==> flow/design.v <==
`timescale 1ns / 1ps
module ALUmod(
    input wire [15:0] A,
    input wire [15:0] B,
    input wire [3:0] opcode,
    output reg [15:0] S,
    input wire [3:0] opext,
    output reg [4:0] CLFZN
    );
always@(A,B,opcode,opext) 
	begin
	  casex({opcode, opext})
	    8'b0000_0101:  
		 begin
		   CLFZN = 0;
		   {CLFZN[4], S} = A + B;
			CLFZN[2] = (~A[15]&~B[15]&S[15]) | (A[15]&B[15]&~S[15]);
		 end
		 8'b0101_xxxx:  
		 begin
			CLFZN = 0;		 
		   {CLFZN[4], S} = A + B;
			CLFZN[2] = (~A[15]&~B[15]&S[15]) | (A[15]&B[15]&S[15]);
		 end
		 8'b0000_0110:  
		 begin
			CLFZN = 0;		 
		   {CLFZN[4], S} = A + B;			 
			CLFZN[2] = CLFZN[4];
		 end
		 8'b0110_xxxx:  
		 begin
			CLFZN = 0;
		   {CLFZN[4],S} = A + B;			 
			CLFZN[2] = CLFZN[4];	 
		 end
		8'b0000_1001:  
		begin
			CLFZN = 0;
			S = B - A;			
			if( A[15] != B[15] && B[15] == S[15]) CLFZN[2] = 1'b1;  
		end
		8'b1001_xxxx:  
		begin
			CLFZN = 0;
			S = B - A;			
			if( A[15] != B[15] && B[15] == S[15]) CLFZN[2] = 1'b1;  
		end 
		8'b0011_xxxx:  
		begin
			CLFZN = {1'b0,
				A > B,
				1'b0,
				A == B,
				$signed(A) > $signed(B)};
			S = 0;
		end 
		8'b1011_xxxx:  
		begin
			CLFZN = {1'b0,
						A > B,
						1'b0,
						A == B,
						$signed(A) > $signed(B)};
		   S = 0;
		end 		
		8'b0000_0001:  
		begin
		   CLFZN = 0;  
			S = A & B;
		end
		8'b0000_0010:  
		begin
			CLFZN = 0; 
			S = A | B;
		end
		8'b0000_0011:  
		begin
			CLFZN = 0;
			S = A ^ B;
		end
		8'b0000_0100:  
		begin
			CLFZN = 0;
			S = !A;
		end
		8'b0000_1100:  
		begin
			CLFZN = 0;
			S = A << 1;
		end
		8'b0000_1110:  
		begin
			CLFZN = 0;
			S = A >> 1;
		end
		8'b1110_xxxx:  
		begin
			CLFZN = 0;
			S = A >> 1;
		end
		8'b0000_0111:  
		begin
			CLFZN = 0;
			S = {A[14:0], A[0]};
		end
		8'b0000_1000:  
		begin
			CLFZN = 0;
			S = {A[15], A[15:1]};
		end
		8'b0000_1101:  
		begin
			CLFZN = 0;
			S = A;
		end
		8'b1000_xxxx:  
		begin
			CLFZN = 0;
			S = A;
		end
		8'b0111_xxxx:  
		begin
			CLFZN = 0;
			S = {A[15:8],B[7:0]};
		end
		default:
		begin
			CLFZN = 0;
			S = 0;
		end
	  endcase
	end
endmodule
`timescale 1ns / 1ps
module BusMux(
    input [1:0] Select,
    input [15:0] InputA,
    input [15:0] InputB,
    input [15:0] InputC,
	 input [15:0] InputD,
    output reg [15:0] Output
    );
	always @(*)
	begin
		case(Select)
			2'h0: Output = InputA;
			2'h1: Output = InputB;
			2'h2: Output = InputC;
			2'h3: Output = InputD;
		endcase
	end
endmodule
module Mux2(
    input [0:0] Select,
    input [15:0] InputA,
    input [15:0] InputB,
    output reg [15:0] Output
    );
	always @(*)
	begin
		case(Select)
			2'h0: Output = InputA;
			2'h1: Output = InputB;
		endcase
	end
endmodule
`timescale 1ns / 1ps
module program_counter(
    input Clock,
    input Reset,
    input increment,
	 input [7:0] In,
    input [15:0] ImmIn,
    input WriteEnable,
    output reg [15:0] PC
    );
always @(posedge Clock, negedge Reset)
begin
	if(~Reset)
		begin
		PC <= 16'H0000;
		end
	else if(WriteEnable == 1'b1)
		begin
		PC <= ImmIn;
		end
	else if(increment == 1'b1)
		begin
		PC <= PC + In;
		PC <= {PC[15],PC[15:0]} + {{9{In[7]}},In[7:0]};
		end
	else
		begin
		PC <= PC;
		end
end
endmodule
`timescale 1ns / 1ps
module Processor_Status_Register(
	 input clock,
	 input reset,
	 input enable,
    input [4:0] CZLFM_in,
    output reg[4:0] CZLFN_out 
    );
always@(posedge clock, negedge reset)
begin
	if (~reset)
		CZLFN_out <= 0;
	else	
	if (enable)
		CZLFN_out <= CZLFM_in;
end
endmodule
`timescale 1ns / 1ps
module Reg16(
    input Clock,
    input Reset,
    input Write,
    input [15:0] In,
    output reg [15:0] Out
    );
	always @(posedge Clock, negedge Reset)
	begin
		if (~Reset)
			Out <= 0;
		else if (Write)
			Out <= In;
	end
endmodule
`timescale 1ns / 1ps
module RegFile2(
    input Clock,
    input Reset,
    input WriteEnable,
    input [3:0] SelectInput,
    input [3:0] SelectA,
    input [3:0] SelectB,
    input [15:0] In,
    output [15:0] A,
    output [15:0] B
    ); 
	 reg [15:0] registers [15:0];
	 always @(posedge Clock, negedge Reset)
	 begin
		if (~Reset)
		begin
		registers[0] <= 16'h0000;
		registers[1] <= 16'h0000;
		registers[2] <= 16'h0000;
		registers[3] <= 16'h0000;
		registers[4] <= 16'h0000;
		registers[5] <= 16'h0000;
		registers[6] <= 16'h0000;
		registers[7] <= 16'h0000;
		registers[8] <= 16'h0000;
		registers[9] <= 16'h0000;
		registers[10] <= 16'h0000;
		registers[11] <= 16'h0000;
		registers[12] <= 16'h0000;
		registers[13] <= 16'h0000;
		registers[14] <= 16'h0000;
		registers[15] <= 16'h0000; 
		end
		else
		begin
			if (WriteEnable)
				registers[SelectInput] <= In;
		end
	end 
	assign A = registers[SelectA];
	assign B = registers[SelectB];
endmodule
`timescale 1ns / 1ps
module SystemClock(
    input Clock,
    input Reset,
    output reg [15:0] Time
    );
	reg [15:0] count;
	always @(posedge Clock, negedge Reset)
	begin
		if (~Reset)
			begin
				Time <= 0;
				count <= 0;
			end
		else
			begin
				if (count > 16'h61a8)
					begin
						Time <= Time + 16'h0001;
						count <= 16'h0000;
					end
				else
					count <= count + 16'h0001;
			end
	end
endmodule
`timescale 1ns / 1ps
module CPU_Controller(
    input Clock,
    input Reset,
    input [15:0] INS,
    input [4:0] PSR,
	 input [7:0] GamePad,
	 input [15:0] SerialDataIn,
	 input SerialValid,
	 input [15:0] Time,
    output reg [3:0] OpCode,
    output reg [3:0] OpExt,
    output reg RegWrite,
    output reg [3:0] RegIn,
    output reg [3:0] RegA,
    output reg [3:0] RegB,
    output reg [15:0] Immediate,
	 output reg [7:0] PCImmediate,
    output reg [1:0] SelALU,
    output reg SelMEM,
    output reg MemRW,
    output reg PCWrite,
    output reg PCIncrement,
    output reg PCReset,
    output reg IRReset,
    output reg IRWrite,
    output reg PSRReset,
	 output reg PSREnable,
	 output reg VGAS_R,
	 output reg VGAS_E,
	 output reg VGAR_R,
	 output reg VGAR_E,
	 output reg SerialWrite,
	 output reg SerialRead
    );
	 reg state;
	always@(posedge Clock, negedge Reset)
	begin
		if (~Reset)
		begin
			state <= 0;
		end
		else
		begin
			state <= ~state;
		end
	end
	always@(*)
	begin
		if (~Reset)
		begin
			OpCode = 0;
			OpExt = 0;
			RegWrite = 0;
			RegA = 0;
			RegB = 0; 
			RegIn = 0;
			Immediate = 0; 
			PCImmediate = 0;
			SelALU = 0;
			SelMEM = 0;
			MemRW = 0;
			PCWrite = 0; 
			PCIncrement = 0;
			PCReset = 0;
			IRReset = 0;
			IRWrite = 0;
			PSRReset = 0;
			PSREnable = 0;
		   VGAS_R = 0;
	      VGAS_E = 0;
	      VGAR_R = 0;
	      VGAR_E = 0;
	      SerialWrite = 0;
			SerialRead = 0;
		end
		else  
		begin
		if (~state)
		begin
			OpCode = 0;
			OpExt = 0;
			RegWrite = 0;
			RegA = 0;
			RegB = 0; 
			RegIn = 0;
			Immediate = 0; 
			PCImmediate = 0;
			SelALU = 0;
			SelMEM = 1;
			MemRW = 0;
			IRWrite = 1;
			PCWrite = 0;
			PCIncrement = 0;
			PCReset = 1;
			IRReset = 1;
			PSRReset = 1;
			PSREnable = 0;
			VGAS_R = 1;
	      VGAS_E = 0;
	      VGAR_R = 1;
	      VGAR_E = 0;
	      SerialWrite = 0;
			SerialRead = 0;
		end
		else
			begin
				PSREnable = 1;
			casex (INS[15:0])
				16'b0000_xxxx_xxxx_xxxx:
					begin
						OpCode = INS[15:12];
						OpExt = INS[11:8];
						RegWrite = 1'b1; 
						RegIn = INS[3:0];
						RegA = INS[7:4];
						RegB = INS[3:0];
						PCImmediate = 8'h01; 
						Immediate = 16'h0000; 
						SelALU = 2'b01; 
						SelMEM = 1'b0; 
						MemRW = 1'b0;
						IRWrite = 1'b0;
						PCWrite = 1'b0;
						PCIncrement = 1'b1; 
						PCReset = 1'b1;
						IRReset = 1'b1;
						PSRReset = 1'b1;
						VGAS_R = 1;
						VGAS_E = 0;
						VGAR_R = 1;
						VGAR_E = 0;
						SerialWrite = 0;
						SerialRead = 0;	
					end
				16'b0001_0000_xxxx_xxxx:
				begin
						OpCode = 4'h0;
						OpExt = 4'h0;
						RegWrite = 1'b0; 
						RegIn = 4'b0;
						RegA = 4'b0;
						RegB = 4'b0;
						if(PSR[1] == 1 || PSR[0] == 1)
							PCImmediate = 8'h01;
						else
							PCImmediate = 8'h02; 
						Immediate = 16'h0000; 
						SelALU = 2'b01; 
						SelMEM = 1'b0; 
						MemRW = 1'b0;
						IRWrite = 1'b0;
						PCWrite = 1'b0;
						PCIncrement = 1'b1; 
						PCReset = 1'b1;
						IRReset = 1'b1;
						PSRReset = 1'b1;
						VGAS_R = 1;
						VGAS_E = 0;
						VGAR_R = 1;
						VGAR_E = 0;
						SerialWrite = 0;
						SerialRead = 0;
				end
				16'b0001_0001_xxxx_xxxx:
				begin
						OpCode = 4'h0;
						OpExt = 4'h0;
						RegWrite = 1'b0; 
						RegIn = 4'b0;
						RegA = 4'b0;
						RegB = 4'b0;
						if(PSR[3] == 1 || PSR[1] == 1)
							PCImmediate = 8'h01;
						else
							PCImmediate = 8'h02; 
						Immediate = 16'h0000; 
						SelALU = 2'b01; 
						SelMEM = 1'b0; 
						MemRW = 1'b0;
						IRWrite = 1'b0;
						PCWrite = 1'b0;
						PCIncrement = 1'b1; 
						PCReset = 1'b1;
						IRReset = 1'b1;
						PSRReset = 1'b1;
						VGAS_R = 1;
						VGAS_E = 0;
						VGAR_R = 1;
						VGAR_E = 0;
						SerialWrite = 0;
						SerialRead = 0;	
				end
				16'b0001_0010_xxxx_xxxx:
				begin
						OpCode = 4'h0;
						OpExt = 4'h0;
						RegWrite = 1'b0; 
						RegIn = 4'b0;
						RegA = 4'b0;
						RegB = 4'b0;
						if(PSR[1] == 1)
							PCImmediate = 8'h01;
						else
							PCImmediate = 8'h02; 
						Immediate = 16'h0000; 
						SelALU = 2'b01; 
						SelMEM = 1'b0; 
						MemRW = 1'b0;
						IRWrite = 1'b0;
						PCWrite = 1'b0;
						PCIncrement = 1'b1; 
						PCReset = 1'b1;
						IRReset = 1'b1;
						PSRReset = 1'b1;
						VGAS_R = 1;
						VGAS_E = 0;
						VGAR_R = 1;
						VGAR_E = 0;
						SerialWrite = 0;
						SerialRead = 0;	
				end
				16'b0001_0011_xxxx_xxxx:
				begin
						OpCode = 4'h0;
						OpExt = 4'h0;
						RegWrite = 1'b0; 
						RegIn = 4'b0;
						RegA = 4'b0;
						RegB = 4'b0;
						if(PSR[1] == 0 && PSR[0] == 0)
							PCImmediate = 8'h01;
						else
							PCImmediate = 8'h02; 
						Immediate = 16'h0000; 
						SelALU = 2'b01; 
						SelMEM = 1'b0; 
						MemRW = 1'b0;
						IRWrite = 1'b0;
						PCWrite = 1'b0;
						PCIncrement = 1'b1; 
						PCReset = 1'b1;
						IRReset = 1'b1;
						PSRReset = 1'b1;
						VGAS_R = 1;
						VGAS_E = 0;
						VGAR_R = 1;
						VGAR_E = 0;
						SerialRead = 0;
						SerialWrite = 0;						
				end
				16'b0001_0100_xxxx_xxxx:
				begin
						OpCode = 4'h0;
						OpExt = 4'h0;
						RegWrite = 1'b0; 
						RegIn = 4'b0;
						RegA = 4'b0;
						RegB = 4'b0;
						if(PSR[3] == 0)
							PCImmediate = 8'h01;
						else
							PCImmediate = 8'h02; 
						Immediate = 16'h0000; 
						SelALU = 2'b01; 
						SelMEM = 1'b0; 
						MemRW = 1'b0;
						IRWrite = 1'b0;
						PCWrite = 1'b0;
						PCIncrement = 1'b1; 
						PCReset = 1'b1;
						IRReset = 1'b1;
						PSRReset = 1'b1;
						VGAS_R = 1;
						VGAS_E = 0;
						VGAR_R = 1;
						VGAR_E = 0;
						SerialRead = 0;
						SerialWrite = 0;						
				end				
				16'b0011_xxxx_xxxx_xxxx:
				begin 
						OpCode = INS[15:12];
						OpExt = INS[11:8];
						RegWrite = 1'b0;
						RegIn = 4'h0;
						RegA = INS[7:4];
						RegB = INS[3:0];
						PCImmediate = 8'h01;
						Immediate = 16'h0000; 
						SelALU = 2'b01; 
						SelMEM = 1'b0; 
						MemRW = 1'b0;
						IRWrite = 1'b0;
						PCWrite = 1'b0;
						PCIncrement = 1'b1; 
						PCReset = 1'b1;
						IRReset = 1'b1;
						PSRReset = 1'b1;
						VGAS_R = 1;
						VGAS_E = 0;
						VGAR_R = 1;
						VGAR_E = 0;
						SerialRead = 0;
						SerialWrite = 0;						
				end
				16'b0101_xxxx_xxxx_xxxx:
				begin
						OpCode = INS[15:12];
						OpExt = INS[11:8];
						RegWrite = 1'b1;
						RegIn = INS[3:0];
						RegA = 4'h0;
						RegB = INS[3:0];
						PCImmediate = 8'h01;
						Immediate = {{8{INS[11]}},INS[11:4]}; 
						SelALU = 2'b00; 
						SelMEM = 1'b0; 
						MemRW = 1'b0;
						IRWrite = 1'b0;
						PCWrite = 1'b0;
						PCIncrement = 1'b1; 
						PCReset = 1'b1;
						IRReset = 1'b1;
						PSRReset = 1'b1;
						VGAS_R = 1;
						VGAS_E = 0;
						VGAR_R = 1;
						VGAR_E = 0;
						SerialRead = 0;
						SerialWrite = 0;						
				end
				16'b0110_xxxx_xxxx_xxxx:
				begin
						OpCode = INS[15:12];
						OpExt = INS[11:8];
						RegWrite = 1'b1;
						RegIn = INS[3:0];
						RegA = 4'h0;
						RegB = INS[3:0];
						PCImmediate = 8'h01;
						Immediate = {{8{1'b0}},INS[11:4]}; 
						SelALU = 2'b00; 
						SelMEM = 1'b0; 
						MemRW = 1'b0;
						IRWrite = 1'b0;
						PCWrite = 1'b0;
						PCIncrement = 1'b1; 
						PCReset = 1'b1;
						IRReset = 1'b1;
						PSRReset = 1'b1;
						VGAS_R = 1;
						VGAS_E = 0;
						VGAR_R = 1;
						VGAR_E = 0;
						SerialRead = 0;
						SerialWrite = 0;						
				end
				16'b0111_xxxx_xxxx_xxxx:
				begin
						OpCode = INS[15:12];
						OpExt = INS[11:8];
						RegWrite = 1'b1;
						RegIn = INS[3:0];
						RegA = 4'h0;
						RegB = INS[3:0];
						PCImmediate = 8'h01;
						Immediate = {INS[11:4],{8{1'b0}}}; 
						SelALU = 2'b00; 
						SelMEM = 1'b0; 
						MemRW = 1'b0;
						IRWrite = 1'b0;
						PCWrite = 1'b0;
						PCIncrement = 1'b1; 
						PCReset = 1'b1;
						IRReset = 1'b1;
						PSRReset = 1'b1;
						VGAS_R = 1;
						VGAS_E = 0;
						VGAR_R = 1;
						VGAR_E = 0;
						SerialRead = 0;
						SerialWrite = 0;						
				end		
				16'b1000_xxxx_xxxx_xxxx:
				begin
						OpCode = INS[15:12];
						OpExt = INS[11:8];
						RegWrite = 1'b1;
						RegIn = INS[3:0];
						RegA = 4'h0;
						RegB = INS[3:0];
						PCImmediate = 8'h01;
						Immediate = {{8{1'b0}},INS[11:4]}; 
						SelALU = 2'b00; 
						SelMEM = 1'b0; 
						MemRW = 1'b0;
						IRWrite = 1'b0;
						PCWrite = 1'b0;
						PCIncrement = 1'b1; 
						PCReset = 1'b1;
						IRReset = 1'b1;
						PSRReset = 1'b1;
						VGAS_R = 1;
						VGAS_E = 0;
						VGAR_R = 1;
						VGAR_E = 0;
						SerialRead = 0;
						SerialWrite = 0;						
				end
				16'b1001_xxxx_xxxx_xxxx:
				begin
						OpCode = INS[15:12];
						OpExt = INS[11:8];
						RegWrite = 1'b1;
						RegIn = INS[3:0];
						RegA = 4'h0;
						RegB = INS[3:0];
						PCImmediate = 8'h01;
						Immediate = {{8{INS[11]}},INS[11:4]}; 
						SelALU = 2'b00; 
						SelMEM = 1'b0; 
						MemRW = 1'b0;
						IRWrite = 1'b0;
						PCWrite = 1'b0;
						PCIncrement = 1'b1; 
						PCReset = 1'b1;
						IRReset = 1'b1;
						PSRReset = 1'b1;
						VGAS_R = 1;
						VGAS_E = 0;
						VGAR_R = 1;
						VGAR_E = 0;
						SerialRead = 0;
						SerialWrite = 0;						
				end
				16'b1010_0000_xxxx_xxxx:
				begin
						OpCode = 4'h0;
						OpExt = 4'h0;
						RegWrite = 1'b0; 
						RegIn = 4'b0;
						RegA = 4'b0;
						RegB = 4'b0;
						if(PSR[1] == 1 || PSR[0] == 1)
							PCImmediate = INS[7:0];
						else
							PCImmediate = 8'h01; 
						Immediate = 16'h0000; 
						SelALU = 2'b01; 
						SelMEM = 1'b0; 
						MemRW = 1'b0;
						IRWrite = 1'b0;
						PCWrite = 1'b0;
						PCIncrement = 1'b1; 
						PCReset = 1'b1;
						IRReset = 1'b1;
						PSRReset = 1'b1;
						VGAS_R = 1;
						VGAS_E = 0;
						VGAR_R = 1;
						VGAR_E = 0;
						SerialRead = 0;
						SerialWrite = 0;						
				end
				16'b1010_0001_xxxx_xxxx:
				begin
						OpCode = 4'h0;
						OpExt = 4'h0;
						RegWrite = 1'b0; 
						RegIn = 4'b0;
						RegA = 4'b0;
						RegB = 4'b0;
						if(PSR[3] == 1 || PSR[1] == 1)
							PCImmediate = INS[7:0];
						else
							PCImmediate = 8'h01; 
						Immediate = 16'h0000; 
						SelALU = 2'b01; 
						SelMEM = 1'b0; 
						MemRW = 1'b0;
						IRWrite = 1'b0;
						PCWrite = 1'b0;
						PCIncrement = 1'b1; 
						PCReset = 1'b1;
						IRReset = 1'b1;
						PSRReset = 1'b1;
						VGAS_R = 1;
						VGAS_E = 0;
						VGAR_R = 1;
						VGAR_E = 0;
						SerialRead = 0;
						SerialWrite = 0;						
				end
				16'b1010_0010_xxxx_xxxx:
				begin
						OpCode = 4'h0;
						OpExt = 4'h0;
						RegWrite = 1'b0; 
						RegIn = 4'b0;
						RegA = 4'b0;
						RegB = 4'b0;
						if(PSR[1] == 1)
							PCImmediate = INS[7:0];
						else
							PCImmediate = 8'h01; 
						Immediate = 16'h0000; 
						SelALU = 2'b01; 
						SelMEM = 1'b0; 
						MemRW = 1'b0;
						IRWrite = 1'b0;
						PCWrite = 1'b0;
						PCIncrement = 1'b1; 
						PCReset = 1'b1;
						IRReset = 1'b1;
						PSRReset = 1'b1;
						VGAS_R = 1;
						VGAS_E = 0;
						VGAR_R = 1;
						VGAR_E = 0;
						SerialRead = 0;
						SerialWrite = 0;						
				end
				16'b1010_0011_xxxx_xxxx:
				begin
						OpCode = 4'h0;
						OpExt = 4'h0;
						RegWrite = 1'b0; 
						RegIn = 4'b0;
						RegA = 4'b0;
						RegB = 4'b0;
						if(PSR[1] == 0 && PSR[0] == 0)
							PCImmediate = INS[7:0];
						else
							PCImmediate = 8'h01; 
						Immediate = 16'h0000; 
						SelALU = 2'b01; 
						SelMEM = 1'b0; 
						MemRW = 1'b0;
						IRWrite = 1'b0;
						PCWrite = 1'b0;
						PCIncrement = 1'b1; 
						PCReset = 1'b1;
						IRReset = 1'b1;
						PSRReset = 1'b1;
						VGAS_R = 1;
						VGAS_E = 0;
						VGAR_R = 1;
						VGAR_E = 0;
						SerialRead = 0;
						SerialWrite = 0;						
				end
				16'b1010_0100_xxxx_xxxx:
				begin
						OpCode = 4'h0;
						OpExt = 4'h0;
						RegWrite = 1'b0; 
						RegIn = 4'b0;
						RegA = 4'b0;
						RegB = 4'b0;
						if(PSR[3] == 0)
							PCImmediate = INS[7:0];
						else
							PCImmediate = 8'h01; 
						Immediate = 16'h0000; 
						SelALU = 2'b01; 
						SelMEM = 1'b0; 
						MemRW = 1'b0;
						IRWrite = 1'b0;
						PCWrite = 1'b0;
						PCIncrement = 1'b1; 
						PCReset = 1'b1;
						IRReset = 1'b1;
						PSRReset = 1'b1;
						VGAS_R = 1;
						VGAS_E = 0;
						VGAR_R = 1;
						VGAR_E = 0;
						SerialRead = 0;
						SerialWrite = 0;						
				end
				16'b1010_0101_xxxx_xxxx:
				begin
						OpCode = 4'h0;
						OpExt = 4'h0;
						RegWrite = 1'b0; 
						RegIn = 4'b0;
						RegA = 4'b0;
						RegB = 4'b0;
						PCImmediate = INS[7:0]; 
						Immediate = 16'h0000; 
						SelALU = 2'b01; 
						SelMEM = 1'b0; 
						MemRW = 1'b0;
						IRWrite = 1'b0;
						PCWrite = 1'b0;
						PCIncrement = 1'b1; 
						PCReset = 1'b1;
						IRReset = 1'b1;
						PSRReset = 1'b1;
						VGAS_R = 1;
						VGAS_E = 0;
						VGAR_R = 1;
						VGAR_E = 0;
						SerialRead = 0;
						SerialWrite = 0;						
				end				
				16'b1100_0000_xxxx_xxxx:
				begin
						OpCode = 4'b0000;
						OpExt = 4'b1101;
						RegWrite = 1'b0; 
						RegIn = 4'b0;
						RegA = INS[7:4];
						RegB = 4'b0;
						PCImmediate = 8'h00;
						Immediate = 16'h0000; 
						SelALU = 2'b01; 
						SelMEM = 1'b0; 
						MemRW = 1'b0;
						IRWrite = 1'b0;
						PCWrite = 1'b1;
						PCIncrement = 1'b0; 
						PCReset = 1'b1;
						IRReset = 1'b1;
						PSRReset = 1'b1;
						VGAS_R = 1;
						VGAS_E = 0;
						VGAR_R = 1;
						VGAR_E = 0;
						SerialRead = 0;
						SerialWrite = 0;						
				end
				16'b1100_0001_xxxx_xxxx:
				begin
						OpCode = 4'b0000;
						OpExt = 4'b1101;
						RegWrite = 1'b1; 
						RegIn = INS[3:0];
						RegA = 4'b0;
						RegB = 4'b0;
						PCImmediate = 8'h01;
						Immediate = 16'h0000; 
						SelALU = 2'b11; 
						SelMEM = 1'b0; 
						MemRW = 1'b0;
						IRWrite = 1'b0;
						PCWrite = 1'b0;
						PCIncrement = 1'b1; 
						PCReset = 1'b1;
						IRReset = 1'b1;
						PSRReset = 1'b1;
						VGAS_R = 1;
						VGAS_E = 0;
						VGAR_R = 1;
						VGAR_E = 0;
						SerialRead = 0;
						SerialWrite = 0;						
				end
				16'b1011_xxxx_xxxx_xxxx:
				begin 
						OpCode = INS[15:12];
						OpExt = INS[11:8];
						RegWrite = 1'b0;
						RegIn = 4'h0;
						RegA = INS[7:4];
						RegB = INS[3:0];
						PCImmediate = 8'h01;
						Immediate = {{8{INS[11]}},INS[11:4]}; 
						SelALU = 2'b00; 
						SelMEM = 1'b0; 
						MemRW = 1'b0;
						IRWrite = 1'b0;
						PCWrite = 1'b0;
						PCIncrement = 1'b1; 
						PCReset = 1'b1;
						IRReset = 1'b1;
						PSRReset = 1'b1;
						VGAS_R = 1;
						VGAS_E = 0;
						VGAR_R = 1;
						VGAR_E = 0;
						SerialRead = 0;
						SerialWrite = 0;						
				end
				16'b0100_0000_XXXX_XXXX:
				begin
						OpCode = 4'b0000;
						OpExt = 4'b1101;
						RegWrite = 1'b1;
						RegIn = INS[3:0];
						RegA = 4'h0;
						RegB = INS[7:4];
						PCImmediate = 8'h01;
						Immediate = 16'h0000; 
						SelALU = 2'b10; 
						SelMEM = 1'b0; 
						MemRW = 1'b0;
						IRWrite = 1'b0;
						PCWrite = 1'b0;
						PCIncrement = 1'b1; 
						PCReset = 1'b1;
						IRReset = 1'b1;
						PSRReset = 1'b1;
						VGAS_R = 1;
						VGAS_E = 0;
						VGAR_R = 1;
						VGAR_E = 0;
						SerialRead = 0;
						SerialWrite = 0;						
				end
				16'b0100_0001_XXXX_XXXX:
				begin
						OpCode = 4'b0000;
						OpExt = 4'b1101;
						RegWrite = 1'b0;
						RegIn = 4'h0;
						RegA = INS[3:0];
						RegB = INS[7:4];
						PCImmediate = 8'h01;
						Immediate = 16'h0000; 
						SelALU = 2'b01; 
						SelMEM = 1'b0; 
						MemRW = 1'b1;
						IRWrite = 1'b1;
						PCWrite = 1'b0;
						PCIncrement = 1'b1; 
						PCReset = 1'b1;
						IRReset = 1'b1;
						PSRReset = 1'b1;
						VGAS_R = 1;
						VGAS_E = 0;
						VGAR_R = 1;
						VGAR_E = 0;
						SerialRead = 0;
						SerialWrite = 0;						
				end
				16'b1101_0000_xxxx_xxxx:
				begin
						OpCode = 4'b0000;
						OpExt = 4'b1101;
						RegWrite = 1'b0;
						RegIn = 4'h0;
						RegA = INS[7:4];
						RegB = 4'h0;
						PCImmediate = 8'h01;
						Immediate = 16'h0000; 
						SelALU = 2'b01; 
						SelMEM = 1'b0; 
						MemRW = 1'b0;
						IRWrite = 1'b0;
						PCWrite = 1'b0;
						PCIncrement = 1'b1; 
						PCReset = 1'b1;
						IRReset = 1'b1;
						PSRReset = 1'b1;
						VGAS_R = 1;
						VGAS_E = 1;
						VGAR_R = 1;
						VGAR_E = 0;
						SerialRead = 0;
						SerialWrite = 0;						
				end	
				16'b1101_0001_xxxx_xxxx:
				begin
						OpCode = 4'b0000;
						OpExt = 4'b1101;
						RegWrite = 1'b0;
						RegIn = 4'h0;
						RegA = INS[7:4];
						RegB = 4'h0;
						PCImmediate = 8'h01;
						Immediate = 16'h0000; 
						SelALU = 2'b01; 
						SelMEM = 1'b0; 
						MemRW = 1'b0;
						IRWrite = 1'b0;
						PCWrite = 1'b0;
						PCIncrement = 1'b1; 
						PCReset = 1'b1;
						IRReset = 1'b1;
						PSRReset = 1'b1;
						VGAS_R = 1;
						VGAS_E = 0;
						VGAR_R = 1;
						VGAR_E = 1;
						SerialRead = 0;
						SerialWrite = 0;						
				end	
				16'b1101_0010_xxxx_xxxx:
				begin
						OpCode = 4'b0000;
						OpExt = 4'b1101;
						RegWrite = SerialValid; 
						RegIn = INS[3:0];
						RegA = 4'b0;
						RegB = 4'b0;
						if(~SerialValid)
							PCImmediate = 8'h01;
						else
							PCImmediate = 8'h02; 
						Immediate = SerialDataIn; 
						SelALU = 2'b00; 
						SelMEM = 1'b0; 
						MemRW = 1'b0;
						IRWrite = 1'b0;
						PCWrite = 1'b0;
						PCIncrement = 1'b1; 
						PCReset = 1'b1;
						IRReset = 1'b1;
						PSRReset = 1'b1;
						VGAS_R = 1;
						VGAS_E = 0;
						VGAR_R = 1;
						VGAR_E = 0;
						SerialRead = 1;
						SerialWrite = 0;						
				end
				16'b1101_0011_xxxx_xxxx:
				begin
						OpCode = 4'b0000;
						OpExt = 4'b1101;
						RegWrite = 1'b0; 
						RegIn = 4'b0;
						RegA = INS[7:4];
						RegB = 4'b0;
						PCImmediate = 8'h01; 
						Immediate = 16'h0000; 
						SelALU = 2'b01; 
						SelMEM = 1'b0; 
						MemRW = 1'b0;
						IRWrite = 1'b0;
						PCWrite = 1'b0;
						PCIncrement = 1'b1; 
						PCReset = 1'b1;
						IRReset = 1'b1;
						PSRReset = 1'b1;
						VGAS_R = 1;
						VGAS_E = 0;
						VGAR_R = 1;
						VGAR_E = 0;
						SerialRead = 0;
						SerialWrite = 1;						
				end				
				16'b1101_0100_xxxx_xxxx:
				begin
						OpCode = 4'b0000;
						OpExt = 4'b1101;
						RegWrite = 1'b1;
						RegIn = INS[3:0];
						RegA = 4'h0;
						RegB = 4'h0;
						PCImmediate = 8'h01;
						Immediate = {8'h00,GamePad[7:0]}; 
						SelALU = 2'b00; 
						SelMEM = 1'b0; 
						MemRW = 1'b0;
						IRWrite = 1'b0;
						PCWrite = 1'b0;
						PCIncrement = 1'b1; 
						PCReset = 1'b1;
						IRReset = 1'b1;
						PSRReset = 1'b1;
						VGAS_R = 1;
						VGAS_E = 0;
						VGAR_R = 1;
						VGAR_E = 0;
						SerialRead = 0;
						SerialWrite = 0;						
				end
				16'b1101_0101_xxxx_xxxx:
				begin
						OpCode = 4'b0000;
						OpExt = 4'b1101;
						RegWrite = 1'b1;
						RegIn = INS[3:0];
						RegA = 4'h0;
						RegB = 4'h0;
						PCImmediate = 8'h01;
						Immediate = Time; 
						SelALU = 2'b00; 
						SelMEM = 1'b0; 
						MemRW = 1'b0;
						IRWrite = 1'b0;
						PCWrite = 1'b0;
						PCIncrement = 1'b1; 
						PCReset = 1'b1;
						IRReset = 1'b1;
						PSRReset = 1'b1;
						VGAS_R = 1;
						VGAS_E = 0;
						VGAR_R = 1;
						VGAR_E = 0;
						SerialRead = 0;
						SerialWrite = 0;						
				end								
				16'bXXXX_XXXX_XXXX_XXXX:
				begin
						OpCode = 0;
						OpExt = 0;
						RegWrite = 1'b0;
						RegIn = 0;
						RegA = 0;
						RegB = 0;
						PCImmediate = 8'h01;
						Immediate = {{8{1'b1}},INS[11:4]}; 
						SelALU = 2'b00; 
						SelMEM = 2'b00; 
						MemRW = 1'b0;
						IRWrite = 1'b0;
						PCWrite = 1'b0;
						PCIncrement = 1'b1; 
						PCReset = 1'b1;
						IRReset = 1'b1;
						PSRReset = 1'b1;
						VGAS_R = 1;
						VGAS_E = 0;
						VGAR_R = 1;
						VGAR_E = 0;
						SerialRead = 0;
						SerialWrite = 0;						
				end
			endcase
			end
		end
	end
endmodule
`timescale 1ns / 1ps
module CPU(
    input Clock,
    input Reset,
    input [15:0] Mem_Data,
	 input SerialValid,
	 input [15:0] SerialDataIn,
	 input [7:0] GamePad,
    output [15:0] Mem_Addr,
    output Mem_Write,
    output [15:0] Data_Out,
	 output [15:0] VGA_Start,
	 output [15:0] VGA_Row,
	 output SerialSend,
	 output SerialRead,
	 output [15:0] SerialDataOut
    );
	 wire [15:0] INS_TO_CPU;
	 wire [4:0] PSR_TO_CPU;
	 wire [3:0] OpCode;
	 wire [3:0] OpExt;
	 wire [3:0] RegIn;
	 wire [3:0] RegA;
	 wire [3:0] RegB;
	 wire [15:0] Immediate;
	 wire [7:0] PCImmediate;
	 wire [1:0] SelALU;
	 wire [15:0] A_to_Mux;
	 wire [15:0] A_to_ALU;
	 wire [15:0] B;
	 wire [15:0] S;
	 wire [15:0] PC_OUT;
	 wire [4:0] ALU_TO_PSR;
	 wire [15:0] Time;
	 CPU_Controller CPU_Control(Clock, Reset, INS_TO_CPU, PSR_TO_CPU, 
											GamePad, SerialDataIn, SerialValid, Time,
											OpCode, OpExt, RegWrite, RegIn, RegA, RegB, 
											Immediate, PCImmediate, SelALU, SelMEM, 
											Mem_Write, PCWrite, PCIncrement, 
											PCReset, IRReset, IRWrite, PSRReset, PSREnable,
											VGAS_R, VGAS_E, VGAR_R, VGAR_E,
											SerialSend, SerialRead);
	 RegFile2 rf(Clock, Reset, RegWrite, RegIn, RegA, RegB, S, A_to_Mux, B);
	 ALUmod brain(A_to_ALU, B, OpCode, S, OpExt, ALU_TO_PSR);
	 BusMux alu_mux(SelALU, Immediate, A_to_Mux, Mem_Data, PC_OUT, A_to_ALU);
	 Mux2 mem_mux(SelMEM, B, PC_OUT, Mem_Addr);
	 program_counter pc(Clock, PCReset, PCIncrement, PCImmediate, S, PCWrite, PC_OUT);
	 Processor_Status_Register psr( Clock, PSRReset, PSREnable, ALU_TO_PSR, PSR_TO_CPU);
	 Reg16 InstructionRegister( Clock, IRReset,IRWrite, Mem_Data, INS_TO_CPU);
	 Reg16 VGASRegister( Clock, VGAS_R, VGAS_E, S, VGA_Start);
	 Reg16 VGARRegister( Clock, VGAR_R, VGAR_E, S, VGA_Row);
	 SystemClock timer(Clock, Reset, Time);
	 assign Data_Out = S;
	 assign SerialDataOut = S;
endmodule
# Tool chain data of CPU
# What the tools print for CPU, step after step.
# Lines are those of the file above, counted from 1.
setup:
  top_module: "CPU"
  clock: "Clock"
  lib: "sky130hd"
  corner: "tt_025C_1v80"

# Word level
# Counts by Yosys on the flattened word-level netlist (proc, flatten, opt, wreduce). Print and check cells are left out.
word_totals:
  reg_bits: 357
  latchBits: 0
  ram_bits: 0
  rom_bits: 0
  clocked_rd_ports_x_width: 0
  memories: 0
  inputBits: 43
  output_inout_bits: 83
  elab_cells: 269
classes:
  add_sub_neg: 5
  mul: 0
  div_mod_pow: 0
  compare: 3
  n_eq: 99
  shift: 0
  muxes: 78
  n_logic: 17
  n_reduce_logical: 43
op_table:
  columns: ["operator", "count"]
  rows:
  - ["parallel mux 16 bit (select 16 bit)", 2]
  - ["parallel mux 16 bit (select 12 bit)", 1]
  - ["equality test 4 bit (second input constant)", 31]
  - ["equality test 8 bit (second input constant)", 14]
  - ["parallel mux 16 bit (select 7 bit)", 1]
  - ["parallel mux 8 bit (select 13 bit)", 1]
  - ["two-way mux 16 bit", 5]
  - ["equality test 4 x 3 -> 1 bit (second input constant)", 18]
  - ["parallel mux 16 bit (select 4 bit)", 1]
  - ["two-way mux 8 bit", 7]
  - ["two-way mux 4 bit", 12]
  - ["equality test 8 x 4 -> 1 bit (second input constant)", 5]
  - ["equality test 8 x 5 -> 1 bit (second input constant)", 5]
  - ["adder 16 x 1 -> 16 bit (second input constant)", 2]
  - ["greater-than comparator 16 bit", 2]
  - ["AND reduction 2 bit", 16]
  - ["equality test 4 x 2 -> 1 bit (second input constant)", 8]
  - ["equality test 8 x 3 -> 1 bit (second input constant)", 4]
  - ["parallel mux 16 bit (select 2 bit)", 1]
  - ["two-way mux 1 bit", 32]
  - ["parallel mux 4 bit (select 2 bit)", 3]
  - ["OR reduction 10 bit", 2]
  - ["OR reduction 20 bit", 1]
  - ["OR reduction 18 bit", 1]
  - ["two-way mux 2 bit", 9]
  - ["adder 16 x 16 -> 17 bit", 1]
  - ["greater-than comparator 16 x 15 -> 1 bit (second input constant)", 1]
  - ["subtractor 16 bit", 1]
# Not listed: further kinds 31, cells in them 58.

# Longest topological paths
# Depth = most cells in a row (Yosys ltp): at word level without a register or memory, in the mapped netlist without a sequential cell, where the memories' decode and read muxes count.
depth:
  ltp_word: 13
  ABC_AREA: 0
  mapped_depth: 30
  mapped_depth_nobuf: 25

# Mapped cells and area
# Yosys stat after the flow's synthesis: flattened, memories mapped to cells. It holds for the ABC_AREA given above (unset counts as 0); a run with the other value may have another netlist.
synth_totals:
  cells: 2645
  synth_area_um2: 23497.5
  seq_area_um2: 8908.5
  ffs: 356
  n_buf: 227
by_type:
  columns: ["cell", "count", "area_total_um2"]
  rows:
  - ["sky130_fd_sc_hd__dfrtp_1", 356, 8.91E+03]
  - ["sky130_fd_sc_hd__mux2_2", 128, 1.44E+03]
  - ["sky130_fd_sc_hd__a21oi_1", 213, 1.07E+03]
  - ["sky130_fd_sc_hd__ha_1", 82, 1.03E+03]
  - ["sky130_fd_sc_hd__nor2_1", 260, 975.936]
  - ["sky130_fd_sc_hd__o21ai_0", 169, 845.811]
  - ["sky130_fd_sc_hd__nand2_1", 205, 769.488]
  - ["sky130_fd_sc_hd__a22oi_1", 100, 750.72]
  - ["sky130_fd_sc_hd__clkbuf_1", 163, 611.837]
  - ["sky130_fd_sc_hd__a222oi_1", 47, 470.451]
  - ["sky130_fd_sc_hd__a221oi_1", 39, 341.578]
  - ["sky130_fd_sc_hd__nand3_1", 68, 340.326]
  - ["sky130_fd_sc_hd__inv_1", 88, 330.317]
  - ["sky130_fd_sc_hd__a22o_1", 28, 245.235]
  - ["sky130_fd_sc_hd__and3_1", 38, 237.728]
  - ["sky130_fd_sc_hd__nand4_1", 32, 200.192]
  - ["sky130_fd_sc_hd__nor3_1", 38, 190.182]
  - ["sky130_fd_sc_hd__xnor2_1", 20, 175.168]
# Other cell types: 83; their cells: 571.
# By module: a second synthesis without flattening, with its own total; a netlist apart from the flattened one above.
hier_totals:
  hier_cells: 2391
  hier_area_um2: 24896.4
# Each row is one instance without its submodules.
modules:
  columns: ["module", "instances", "n_cells", "mod_area_um2", "seq_area_um2"]
  rows:
  - ["RegFile2", 1, 1170, 13839.5, 6406.1]
  - ["ALUmod", 1, 505, 3569.7, 0.0]
  - ["Reg16", 3, 34, 649.4, 400.4]
  - ["CPU_Controller", 1, 236, 1540.2, 25.0]
  - ["SystemClock", 1, 139, 1526.5, 800.8]
  - ["program_counter", 1, 175, 1497.7, 400.4]
  - ["BusMux", 1, 20, 424.2, 0.0]
  - ["Mux2", 1, 18, 249.0, 0.0]
  - ["Processor_Status_Register", 1, 10, 181.4, 125.1]
  - ["CPU", 1, 16, 120.1, 0.0]

# Worst setup path after synthesis
# OpenSTA on the mapped netlist: ideal clock, no wires. The path of least setup slack (recovery checks aside). Input and output delay are each 20% of the period. Register names are those of the netlist, which keeps one name where synthesis merged equal registers.
synth_path:
  path_type: "input port to output port"
  startpoint: "in Reset"
  endpoint: "out SerialDataOut[14]"
  clock_period_ps: 13000
  in_delay_ps: 2600
  out_delay_ps: 2600
  launch_ps: 2600
  t_arrival_ps: 8193
  t_required_ps: 10400
  slack_ps: 2207
  delay_ps: 5593
  driving_pins: 28
  path_buffers: 7
  synth_period_reached_ps: 10793
# "delay_ps" is the arrival time less input delay plus setup time.
# A path that ends at an output port has no setup time.
# "driving_pins": output pins that drive a net of the path, with the launching flip-flop's if there is one; two outputs of one cell count as two.
# "synth_period_reached_ps" is the clock period less the worst setup slack; recovery checks do not enter. This is arithmetic on one report: input and output delays are still those of the set period (20% each).
# The rows between start and end are the longest chain of elaborated cells between them; the timing report does not say that the signal goes this way. Where chains are equally long, one stands for them.
# Each line given opens the expression or statement behind the cell; cells for indexed reads and writes are added by Yosys, which also makes memories of some case tables.
synth_via:
  path_cell_list: "sky130_fd_sc_hd__clkbuf_1 -> sky130_fd_sc_hd__and2_1 -> sky130_fd_sc_hd__buf_2 -> sky130_fd_sc_hd__nand2_1 -> sky130_fd_sc_hd__a311o_1 -> sky130_fd_sc_hd__a21oi_1 -> sky130_fd_sc_hd__buf_2 -> sky130_fd_sc_hd__buf_1 -> sky130_fd_sc_hd__a22oi_1 -> sky130_fd_sc_hd__o22a_1 -> sky130_fd_sc_hd__a31o_2 -> sky130_fd_sc_hd__inv_1 -> sky130_fd_sc_hd__ha_1 -> sky130_fd_sc_hd__inv_1 -> sky130_fd_sc_hd__fa_1 -> sky130_fd_sc_hd__nor2b_1 -> sky130_fd_sc_hd__o21ai_0 -> sky130_fd_sc_hd__a21oi_1 -> sky130_fd_sc_hd__o211ai_1 -> sky130_fd_sc_hd__a2111oi_0 -> sky130_fd_sc_hd__o31ai_1 -> sky130_fd_sc_hd__o31ai_1 -> sky130_fd_sc_hd__o221a_2 -> sky130_fd_sc_hd__o2111a_1 -> sky130_fd_sc_hd__clkbuf_1 -> sky130_fd_sc_hd__clkbuf_1 -> sky130_fd_sc_hd__inv_1 -> sky130_fd_sc_hd__buf_4"
  elab_chain_cells: 6
  cone_cells: 73
  classes_between: "add/sub: 2; eq/ne: 51; mux: 10; logic: 3; reduce/logical: 7"
synth_rtl:
  columns: ["item", "line_no", "text"]
  rows:
  - ["from (decl)", 1231, "input Reset,"]
  - ["two-way mux 4 bit", 350, "if (~Reset)"]
  - ["equality test 4 bit", 272, "assign A = registers[SelectA];"]
  - ["parallel mux 16 bit (select 16 bit)", 272, null]
  - ["parallel mux 16 bit (select 4 bit)", 146, "case(Select)"]
  - ["subtractor 16 bit", 40, "S = B - A;"]
  - ["parallel mux 16 bit (select 12 bit)", 12, "casex({opcode, opext})"]
  - ["to (decl)", 1243, "output [15:0] SerialDataOut"]
# Some nets on the timed path still bear RTL names; the line given drives or declares the net.
synth_named_nets:
  columns: ["net", "line_no"]
  rows:
  - ["Data_Out[14]", 12]

# Worst path after layout
# From the final timing report of flow run B: the path of least setup slack in the routed layout; clock arrival at registers is part of the times.
# The path's times are printed in steps of 10 ps; the period is the one set.
layout_path:
  path_type: "input port to output port"
  startpoint: "in Reset"
  endpoint: "out SerialDataOut[11]"
  clock_period_ps: 7090
  in_delay_ps: 1420
  out_delay_ps: 1420
  launch_ps: 1420
  t_arrival_ps: 7420
  t_required_ps: 5670
  slack_ps: -1750
  driving_pins: 31
  path_buffers: 11
# The rows between start and end are the longest chain of elaborated cells between them; the timing report does not say that the signal goes this way. Where chains are equally long, one stands for them.
layout_via:
  path_cell_list: "sky130_fd_sc_hd__buf_16 -> sky130_fd_sc_hd__buf_16 -> sky130_fd_sc_hd__buf_16 -> sky130_fd_sc_hd__clkbuf_16 -> sky130_fd_sc_hd__and2_4 -> sky130_fd_sc_hd__buf_8 -> sky130_fd_sc_hd__nand4_1 -> sky130_fd_sc_hd__nor2_4 -> sky130_fd_sc_hd__or2_1 -> sky130_fd_sc_hd__buf_6 -> sky130_fd_sc_hd__buf_12 -> sky130_fd_sc_hd__a222oi_1 -> sky130_fd_sc_hd__o22ai_1 -> sky130_fd_sc_hd__or4b_4 -> sky130_fd_sc_hd__nand2_8 -> sky130_fd_sc_hd__inv_6 -> sky130_fd_sc_hd__ha_4 -> sky130_fd_sc_hd__nor2b_4 -> sky130_fd_sc_hd__o21a_1 -> sky130_fd_sc_hd__o21bai_2 -> sky130_fd_sc_hd__a21oi_2 -> sky130_fd_sc_hd__a41oi_2 -> sky130_fd_sc_hd__a211o_1 -> sky130_fd_sc_hd__buf_6 -> sky130_fd_sc_hd__a22o_1 -> sky130_fd_sc_hd__mux2_4 -> sky130_fd_sc_hd__a211oi_4 -> sky130_fd_sc_hd__clkbuf_8 -> sky130_fd_sc_hd__inv_4 -> sky130_fd_sc_hd__buf_6 -> sky130_fd_sc_hd__buf_6"
  elab_chain_cells: 6
  cone_cells: 73
  classes_between: "add/sub: 2; eq/ne: 51; mux: 10; logic: 3; reduce/logical: 7"
layout_rtl:
  columns: ["item", "line_no", "text"]
  rows:
  - ["from (decl)", 1231, "input Reset,"]
  - ["two-way mux 4 bit", 350, "if (~Reset)"]
  - ["equality test 4 bit", 272, "assign A = registers[SelectA];"]
  - ["parallel mux 16 bit (select 16 bit)", 272, null]
  - ["parallel mux 16 bit (select 4 bit)", 146, "case(Select)"]
  - ["subtractor 16 bit", 40, "S = B - A;"]
  - ["parallel mux 16 bit (select 12 bit)", 12, "casex({opcode, opext})"]
  - ["to (decl)", 1243, "output [15:0] SerialDataOut"]

# Below are 4 stored runs of the flow (Yosys, OpenROAD; platform sky130hd) on CPU, each with its settings and what was measured, unordered. Constraints: input delay and output delay 20% of the set period each, output load 0.01 pF.
# "achievedPeriod_ps": clock period set for the run, less the worst setup slack. It is reckoned from that one timing run; input and output delays stay at 20% of the period that was set.
# By "worst_path_ps" is meant the share of the clock period that the worst setup path is allowed (20% is reserved at inputs, 20% at outputs), minus its slack. Clock arrival times at its registers enter into it.
# "totalPower_mw" rests on the timing tool's default activity at the inputs, not on a simulated workload.
# "worst_path_ps" is given in steps of 10 ps.
runs:
  - name: "flow run A"
    settings:
      CAP_MARGIN: 15
      CELL_PAD_IN_SITES_DETAIL_PLACEMENT: 2
      CTS_CLUSTER_DIAMETER: 73
      CTS_CLUSTER_SIZE: 55
      GPL_ROUTABILITY_DRIVEN: 0
      GPL_TIMING_DRIVEN: 0
      HOLD_SLACK_MARGIN: -0.01
      MAX_ROUTING_LAYER: "met4"
      MIN_ROUTING_LAYER: "met1"
      PLACE_DENSITY_LB_ADDON: 0.26
      SETUP_SLACK_MARGIN: 0.26
      SLEW_MARGIN: 5
      period_ns: 13.0
      CORE_MARGIN: 2
      CORE_UTILIZATION: 40
    outcome: "not finished: routing ended with error GRT-0116"
  - name: "flow run B"
    settings:
      CAP_MARGIN: 35
      CELL_PAD_IN_SITES_DETAIL_PLACEMENT: 2
      CELL_PAD_IN_SITES_GLOBAL_PLACEMENT: 2
      CORE_MARGIN: 4
      CORE_UTILIZATION: 33
      CTS_CLUSTER_DIAMETER: 172
      CTS_CLUSTER_SIZE: 21
      GPL_TIMING_DRIVEN: 0
      MAX_ROUTING_LAYER: "met4"
      PLACE_DENSITY_LB_ADDON: 0.16
      SETUP_SLACK_MARGIN: 2.1
      SLEW_MARGIN: 15
      period_ns: 7.09
    results:
      synth_chip_area_um2: 23497.5
      design.die.area_um2: 75537.0
      final_cell_area_um2: 32851.5
      util_frac: 0.467
      worst_setup_slack_ps: -1750
      tns_ps: -43193
      final_hold_ws_ps: 495
      totalPower_mw: 10.180
      achievedPeriod_ps: 8840
      worst_path_ps: 6000
      worst_path_kind: "input port to output port"
  - name: "flow run C"
    settings:
      CAP_MARGIN: 35
      CORE_MARGIN: 4
      CORE_UTILIZATION: 38
      CTS_CLUSTER_SIZE: 42
      MAX_ROUTING_LAYER: "met4"
      PLACE_DENSITY_LB_ADDON: 0.16
      SLEW_MARGIN: 15
      period_ns: 13.0
    results:
      synth_chip_area_um2: 23497.5
      design.die.area_um2: 65876.9
      final_cell_area_um2: 27502.6
      util_frac: 0.452
      worst_setup_slack_ps: 239
      tns_ps: 0
      final_hold_ws_ps: 477
      totalPower_mw: 4.755
      achievedPeriod_ps: 12761
      worst_path_ps: 7560
      worst_path_kind: "input port to output port"
  - name: "flow run D"
    settings:
      CAP_MARGIN: 35
      CELL_PAD_IN_SITES_DETAIL_PLACEMENT: 2
      CORE_MARGIN: 4
      CORE_UTILIZATION: 33
      CTS_CLUSTER_DIAMETER: 172
      CTS_CLUSTER_SIZE: 21
      GPL_TIMING_DRIVEN: 0
      MAX_ROUTING_LAYER: "met4"
      PLACE_DENSITY_LB_ADDON: 0.16
      SLEW_MARGIN: 15
      period_ns: 8.91
    results:
      synth_chip_area_um2: 23497.5
      design.die.area_um2: 75537.0
      final_cell_area_um2: 30466.7
      util_frac: 0.434
      worst_setup_slack_ps: -133
      tns_ps: -531
      final_hold_ws_ps: 493
      totalPower_mw: 7.161
      achievedPeriod_ps: 9043
      worst_path_ps: 7260
      worst_path_kind: "flip-flop to output port"
